==> flow/design.v <==
`timescale 1ns / 1ps
module multiplier (
    input  wire        clk,
    input  wire        rst,      
    input  wire [31:0] x,        
    input  wire [31:0] y,        
    input  wire        start,    
    output reg  [63:0] z,        
    output wire        busy      
  );
  localparam IDLE = 1'b0;
  localparam CALC = 1'b1;
  reg        state;
  reg [5:0]  count;
  reg [31:0] M;
  reg [64:0] P;
  reg        busy_r;
  assign busy = busy_r;
  wire [31:0] A = P[64:33];
  wire [1:0]  booth_bits = P[1:0];
  wire [31:0] add_sub_val = (booth_bits == 2'b01) ? M :
       (booth_bits == 2'b10) ? (~M + 1'b1) : 32'd0;
  wire [31:0] next_A = A + add_sub_val;
  wire [64:0] next_P = {next_A[31], next_A, P[32:1]};
  always @(posedge clk or posedge rst)
  begin
    if (rst)
    begin
      state  <= IDLE;
      count  <= 6'd0;
      M      <= 32'd0;
      P      <= 65'd0;
      z      <= 64'd0;
      busy_r <= 1'b0;
    end
    else
    begin
      case (state)
        IDLE:
        begin
          if (start)
          begin
            M      <= x;
            P      <= {32'd0, y, 1'b0};
            count  <= 6'd0;
            busy_r <= 1'b1;
            state  <= CALC;
          end
        end
        CALC:
        begin
          P <= next_P;
          count <= count + 1'b1;
          if (count == 6'd31)
          begin
            state  <= IDLE;
            z      <= next_P[64:1];
            busy_r <= 1'b0;
          end
        end
      endcase
    end
  end
endmodule
`timescale 1ns / 1ps
module mac (
    input  wire        clk,
    input  wire        rst,
    input  wire [31:0] x,
    input  wire [31:0] y,
    input  wire        start,
    output wire [31:0] z,
    output wire        busy
  );
  wire        busy0;
  wire        busy1;
  wire        busy2;
  wire        busy3;
  wire [31:0] x0 = {{24{x[ 7]}}, x[ 7: 0]};
  wire [31:0] x1 = {{24{x[15]}}, x[15: 8]};
  wire [31:0] x2 = {{24{x[23]}}, x[23:16]};
  wire [31:0] x3 = {{24{x[31]}}, x[31:24]};
  wire [31:0] y0 = {{24{y[ 7]}}, y[ 7: 0]};
  wire [31:0] y1 = {{24{y[15]}}, y[15: 8]};
  wire [31:0] y2 = {{24{y[23]}}, y[23:16]};
  wire [31:0] y3 = {{24{y[31]}}, y[31:24]};
  wire [63:0] result0;
  wire [63:0] result1;
  wire [63:0] result2;
  wire [63:0] result3;
  assign busy = busy0 | busy1 | busy2 | busy3;
  assign z    = result0[31:0] + result1[31:0] + result2[31:0] + result3[31:0];
  multiplier U_mul0 (
               .clk    (clk),
               .rst    (rst),
               .x      (x0),
               .y      (y0),
               .start  (start),
               .z      (result0),
               .busy   (busy0)
             );
  multiplier U_mul1 (
               .clk    (clk),
               .rst    (rst),
               .x      (x1),
               .y      (y1),
               .start  (start),
               .z      (result1),
               .busy   (busy1)
             );
  multiplier U_mul2 (
               .clk    (clk),
               .rst    (rst),
               .x      (x2),
               .y      (y2),
               .start  (start),
               .z      (result2),
               .busy   (busy2)
             );
  multiplier U_mul3 (
               .clk    (clk),
               .rst    (rst),
               .x      (x3),
               .y      (y3),
               .start  (start),
               .z      (result3),
               .busy   (busy3)
             );
endmodule
Wiki page: mac / tool data

### Reports on mac

Tool output for the design above before and after an edit, in the order of the flow.
"before" refers to lines of the RTL above, "after" to lines of the edited file.
"change" is "after" less "before", of the values as shown.
Library cell names are shortened.
A cell with -- has no value.

* design top: mac
* clock: clk
* library: sky130hd
* library corner: tt_025C_1v80

### The edit

The edit as a unified diff against the file above.
The edit is scripted: it alters the design's behaviour and was not made to optimise anything.

```diff
@@ -118,4 +118,6 @@
                .busy   (busy2)
              );
+  wire [63:0] result3_m, result3_s;
+  wire busy3_m, busy3_s;
   multiplier U_mul3 (
                .clk    (clk),
@@ -124,6 +126,10 @@
                .y      (y3),
                .start  (start),
-               .z      (result3),
-               .busy   (busy3)
+               .z      (result3_m),
+               .busy   (busy3_m)
              );
+  multiplier U_mul3_x (.clk(clk), .rst(rst), .x(~x3), .y(y3), .start(start), .z(result3_s),
+      .busy(busy3_s));
+  assign result3 = result3_m ^ result3_s;
+  assign busy3 = busy3_m ^ busy3_s;
 endmodule
```

### Word-level counts

Counts by Yosys on the flattened word-level netlist (proc, flatten, opt, wreduce; memories kept). Register bits leave out memories and registers merged into their read ports (data or address). Print and check cells are left out. Cells with the same type and inputs are merged into one.

Bit counts
* bits in registers: before 452, after 589, change +137

Cells by class
* bitwise operators: before 11, after 16, change +5
* mux-type cells: before 39, after 47, change +8
* reduce/logical cells: before 12, after 15, change +3
* $add $sub $neg: before 15, after 18, change +3
* equality and inequality tests: before 20, after 25, change +5

Operator list
* 2-bit AND reduction: before 12, after 15, change +3
* 1-bit 2-to-1 mux: before 10, after 12, change +2
* 32-bit 2-to-1 mux: before 8, after 10, change +2
* 2-bit != test with constant B: before 8, after 10, change +2
* 1-bit case mux with 2-bit select: before 8, after 10, change +2
* 32-bit inverter: before 4, after 6, change +2
* 32-bit adder: before 7, after 8, change +1
* 32-bit by 1-bit adder with 32-bit output with constant B: before 4, after 5, change +1
* 6-bit by 1-bit adder with 6-bit output with constant B: before 4, after 5, change +1
* 2-bit by 1-bit == test with 1-bit output with constant B: before 4, after 5, change +1
* 2-bit == test with constant B: before 4, after 5, change +1
* 6-bit by 5-bit == test with 1-bit output with constant B: before 4, after 5, change +1
* 1-bit inverter: before 4, after 5, change +1
* 6-bit case mux with 2-bit select: before 4, after 5, change +1
* 65-bit case mux with 2-bit select: before 4, after 5, change +1
* 1-bit XOR: before 0, after 1, change +1
* 32-bit XOR: before 0, after 1, change +1

Unchanged operator kinds not shown: 3.

### Longest topological paths

Yosys ltp: most cells in a row. Word level: on the elaborated netlist, between registers, memories and ports. Mapped: between sequential cells and ports; inverters and the memories' decode and read muxes count.

Logic depth
* depth in word-level cells: before 6, after 6, change 0
* ABC_AREA: before 0, after 0
* gate-level depth with buffers: before 18, after 19, change +1
* gate-level depth less buffers: before 18, after 19, change +1

### Synthesis result

Source: synth_stat.txt of the flow (Yosys; design flattened, memories mapped). It holds for the ABC_AREA given above (unset counts as 0); a run with the other value may have another netlist.

Cells by type
* dfrtp_1: before 448, after 560, change +112
* mux2_2: before 42, after 123, change +81
* a21oi_1: before 247, after 296, change +49
* ha_1: before 211, after 256, change +45
* nand2_1: before 632, after 676, change +44
* nor2_1: before 93, after 128, change +35
* xor2_1: before 68, after 103, change +35
* xnor2_1: before 80, after 112, change +32
* o21ai_1: before 2, after 28, change +26
* nand3_1: before 50, after 74, change +24
* a211oi_1: before 8, after 27, change +19
* a21o_1: before 85, after 70, change -15
* nand4_1: before 28, after 16, change -12
* nand2b_1: before 24, after 35, change +11
* nor3b_1: before 16, after 5, change -11
* inv_1: before 215, after 224, change +9
* a22o_1: before 12, after 20, change +8
* or2_2: before 3, after 10, change +7

Unchanged cell types not shown: 6.
Not every row of either side is listed.

Synthesis totals
* chip area (Yosys) (µm²): before 28797.6, after 34844.7, change +6047.1
* buffer cells: before 163, after 168, change +5
* cell count: before 3287, after 3836, change +549
* flip-flops: before 448, after 560, change +112

The figures by module come from a second, unflattened synthesis with its own total; it is not the netlist above.

Second synthesis, totals
* cell total of the unflattened synthesis: before 4575, after 5651, change +1076
* area total of the unflattened synthesis (µm²): before 40278.6, after 49879.1, change +9600.5

Rows give one instance, submodules left out.

By module, before
* multiplier: cells 1032, instances 4, area 9216.3 µm²
* mac: cells 447, instances 1, area 3413.3 µm²

By module, after
* multiplier: cells 1032, instances 5, area 9216.3 µm²
* mac: cells 491, instances 1, area 3797.4 µm²

### Path before layout

Path of least setup slack by OpenSTA after synthesis, without wires, with an ideal clock, recovery checks aside; 20% of the period is set as input and as output delay. Where synthesis merged equal registers, the netlist keeps one of their names.

Timing after synthesis
* path type: before reg2out, after reg2out
* start point: before reg U_mul1.z[1], after reg U_mul3_x.z[1]
* end point: before out z[29], after out z[19]
* launch time at the first pin (ns): before 0.000, after 0.000, change 0.000
* stages on the path: before 16, after 18, change +2
* delay of the path (ns): before 3.745, after 4.174, change +0.429
* slack (ns): before 1.855, after 1.426, change -0.429
* external output delay (ns): before 1.400, after 1.400, change 0.000
* data arrival time (ns): before 3.745, after 4.174, change +0.429
* path buffers: before 0, after 0, change 0
* data required time (ns): before 5.600, after 5.600, change 0.000
* clock period (ns): before 7.0, after 7.0, change 0.0
* synthesis period reached (ns): before 5.145, after 5.574, change +0.429

"delay of the path" = arrival - input delay + setup time.
A path that ends at an output port has no setup time.
"stages on the path" counts driving pins, that of a launching flip-flop among them; a cell with two outputs on the path counts twice.
"synthesis period reached" = period - worst setup slack (recovery checks aside). The figure is calculated, with input and output delays left at 20% of the set period.
The rows between start and end are the longest chain of elaborated cells between them; the timing report does not say that the signal goes this way. Where chains are equally long, one stands for them.
Each line given opens the expression or statement behind the cell; cells for indexed reads and writes are added by Yosys, which also makes memories of some case tables.

Between the ends, after synthesis, before:
* cells stage by stage: dfrtp_1 -> inv_1 -> fa_1 -> fa_1 -> inv_1 -> ha_1 -> fa_1 -> a21oi_1 -> o21bai_1 -> a211oi_1 -> o31ai_1 -> a21oi_1 -> o21bai_1 -> a31o_2 -> a221oi_1 -> xnor2_1
* length of the longest elaborated chain: 3

Ends and longest elaborated chain, after synthesis, before
* start, declared: RTL line 8 `output reg  [63:0] z,`
* start, assigned: RTL line 33 `z      <= 64'd0;`
* start, assigned: RTL line 57 `z      <= next_P[64:1];`
* 32-bit adder x3: RTL line 92 `assign z    = result0[31:0] + result1[31:0] + result2[31:0] + result3[31:0];`
* end, declared: RTL line 72 `output wire [31:0] z,`

Between the ends, after synthesis, after:
* cells stage by stage: dfrtp_1 -> xor2_1 -> fa_1 -> inv_1 -> fa_1 -> inv_1 -> ha_1 -> fa_1 -> a21o_1 -> a211o_1 -> a21o_1 -> and3_1 -> o21a_1 -> o21a_1 -> o21a_1 -> nor2_2 -> mux2i_1 -> a2111o_1
* length of the longest elaborated chain: 2

Ends and longest elaborated chain, after synthesis, after
* start, declared: RTL line 8 `output reg  [63:0] z,`
* start, assigned: RTL line 33 `z      <= 64'd0;`
* start, assigned: RTL line 57 `z      <= next_P[64:1];`
* 32-bit XOR: RTL line 133 `assign result3 = result3_m ^ result3_s;`
* 32-bit adder: RTL line 92 `assign z    = result0[31:0] + result1[31:0] + result2[31:0] + result3[31:0];`
* end, declared: RTL line 72 `output wire [31:0] z,`

### Worst path after layout

From the final timing report of each run of pair A: the path of least setup slack in the routed layout; clock arrival at registers is part of the times.

Timing after layout
* path type: before reg2out, after reg2out
* start point: before reg U_mul2.z[1], after reg U_mul3_x.z[1]
* end point: before out z[31], after out z[19]
* data required time (ns): before 5.38, after 5.38, change 0.00
* data arrival time (ns): before 5.12, after 5.20, change +0.08
* clock period (ns): before 6.72, after 6.72, change 0.00
* stages on the path: before 17, after 19, change +2
* path buffers: before 1, after 1, change 0
* external output delay (ns): before 1.34, after 1.34, change 0.00
* launch time at the first pin (ns): before 0.60, after 0.59, change -0.01
* slack (ns): before 0.26, after 0.17, change -0.09

The rows between start and end are the longest chain of elaborated cells between them; the timing report does not say that the signal goes this way. Where chains are equally long, one stands for them.

Between the ends, after layout, before:
* cells stage by stage: dfrtp_1 -> inv_1 -> fa_1 -> fa_1 -> inv_1 -> ha_1 -> fa_1 -> a21oi_2 -> o21bai_2 -> a211oi_2 -> o31ai_4 -> a21oi_2 -> o21bai_1 -> nand3_1 -> o211ai_1 -> xnor2_1 -> clkdlybuf4s50_1
* length of the longest elaborated chain: 2

Ends and longest elaborated chain, after layout, before
* start, declared: RTL line 8 `output reg  [63:0] z,`
* start, assigned: RTL line 33 `z      <= 64'd0;`
* start, assigned: RTL line 57 `z      <= next_P[64:1];`
* 32-bit adder x2: RTL line 92 `assign z    = result0[31:0] + result1[31:0] + result2[31:0] + result3[31:0];`
* end, declared: RTL line 72 `output wire [31:0] z,`

Between the ends, after layout, after:
* cells stage by stage: dfrtp_1 -> xor2_1 -> fa_1 -> inv_1 -> fa_1 -> inv_1 -> ha_1 -> fa_2 -> a21o_1 -> a211o_1 -> a21o_1 -> and3_1 -> o21a_1 -> o21a_1 -> o21a_1 -> nor2_4 -> mux2i_1 -> a2111o_1 -> dlygate4sd2_1
* length of the longest elaborated chain: 2

Ends and longest elaborated chain, after layout, after
* start, declared: RTL line 8 `output reg  [63:0] z,`
* start, assigned: RTL line 33 `z      <= 64'd0;`
* start, assigned: RTL line 57 `z      <= next_P[64:1];`
* 32-bit XOR: RTL line 133 `assign result3 = result3_m ^ result3_s;`
* 32-bit adder: RTL line 92 `assign z    = result0[31:0] + result1[31:0] + result2[31:0] + result3[31:0];`
* end, declared: RTL line 72 `output wire [31:0] z,`

### Layout results

Runs of the flow (Yosys, OpenROAD) on both versions; the two runs of a pair have the same settings. The constraints put input and output delay at 20% of the set period each and load the outputs with 0.01 pF.

Flow settings, pair A:
* CORE_UTILIZATION: 40
* period_ns: 6.72
* CAP_MARGIN: 20
* CORE_MARGIN: 2
* SLEW_MARGIN: 20

Measured results, pair A
* smallest setup slack (ns): before 0.257, after 0.172, change -0.085
* Yosys chip area after synthesis (µm²): before 28797.6, after 34844.7, change +6047.1
* full die area (µm²): before 74155.5, after 89487.7, change +15332.2
* achieved clock period (ns): before 6.463, after 6.548, change +0.085
* sum of negative setup slack (ns): before 0.000, after 0.000, change 0.000
* utilization after routing (%): before 45.6, after 45.5, change -0.1
* worst hold slack after layout (ns): before 0.477, after 0.485, change +0.008
* standard-cell area after layout (µm²): before 32546.2, after 39346.5, change +6800.3

Flow settings, pair B:
* CAP_MARGIN: 10
* CELL_PAD_IN_SITES_DETAIL_PLACEMENT: 0
* CORE_UTILIZATION: 17
* CTS_CLUSTER_DIAMETER: 65
* CTS_CLUSTER_SIZE: 60
* MAX_ROUTING_LAYER: met4
* PLACE_DENSITY_LB_ADDON: 0.28
* SETUP_SLACK_MARGIN: 0.11
* SLEW_MARGIN: 20
* period_ns: 4.65
* CORE_MARGIN: 2

Measured results, pair B
* smallest setup slack (ns): before -0.752, after -1.292, change -0.540
* Yosys chip area after synthesis (µm²): before 28797.6, after 34844.7, change +6047.1
* full die area (µm²): before 172707.0, after 208607.0, change +35900.0
* achieved clock period (ns): before 5.402, after 5.942, change +0.540
* sum of negative setup slack (ns): before -9.827, after -21.764, change -11.937
* utilization after routing (%): before 21.5, after 21.5, change 0.0
* worst hold slack after layout (ns): before 0.485, after 0.483, change -0.002
* standard-cell area after layout (µm²): before 36237.3, after 43950.9, change +7713.6

"achieved clock period" means the clock period less the worst setup slack. The figure is calculated, with input and output delays left at 20% of the set period.
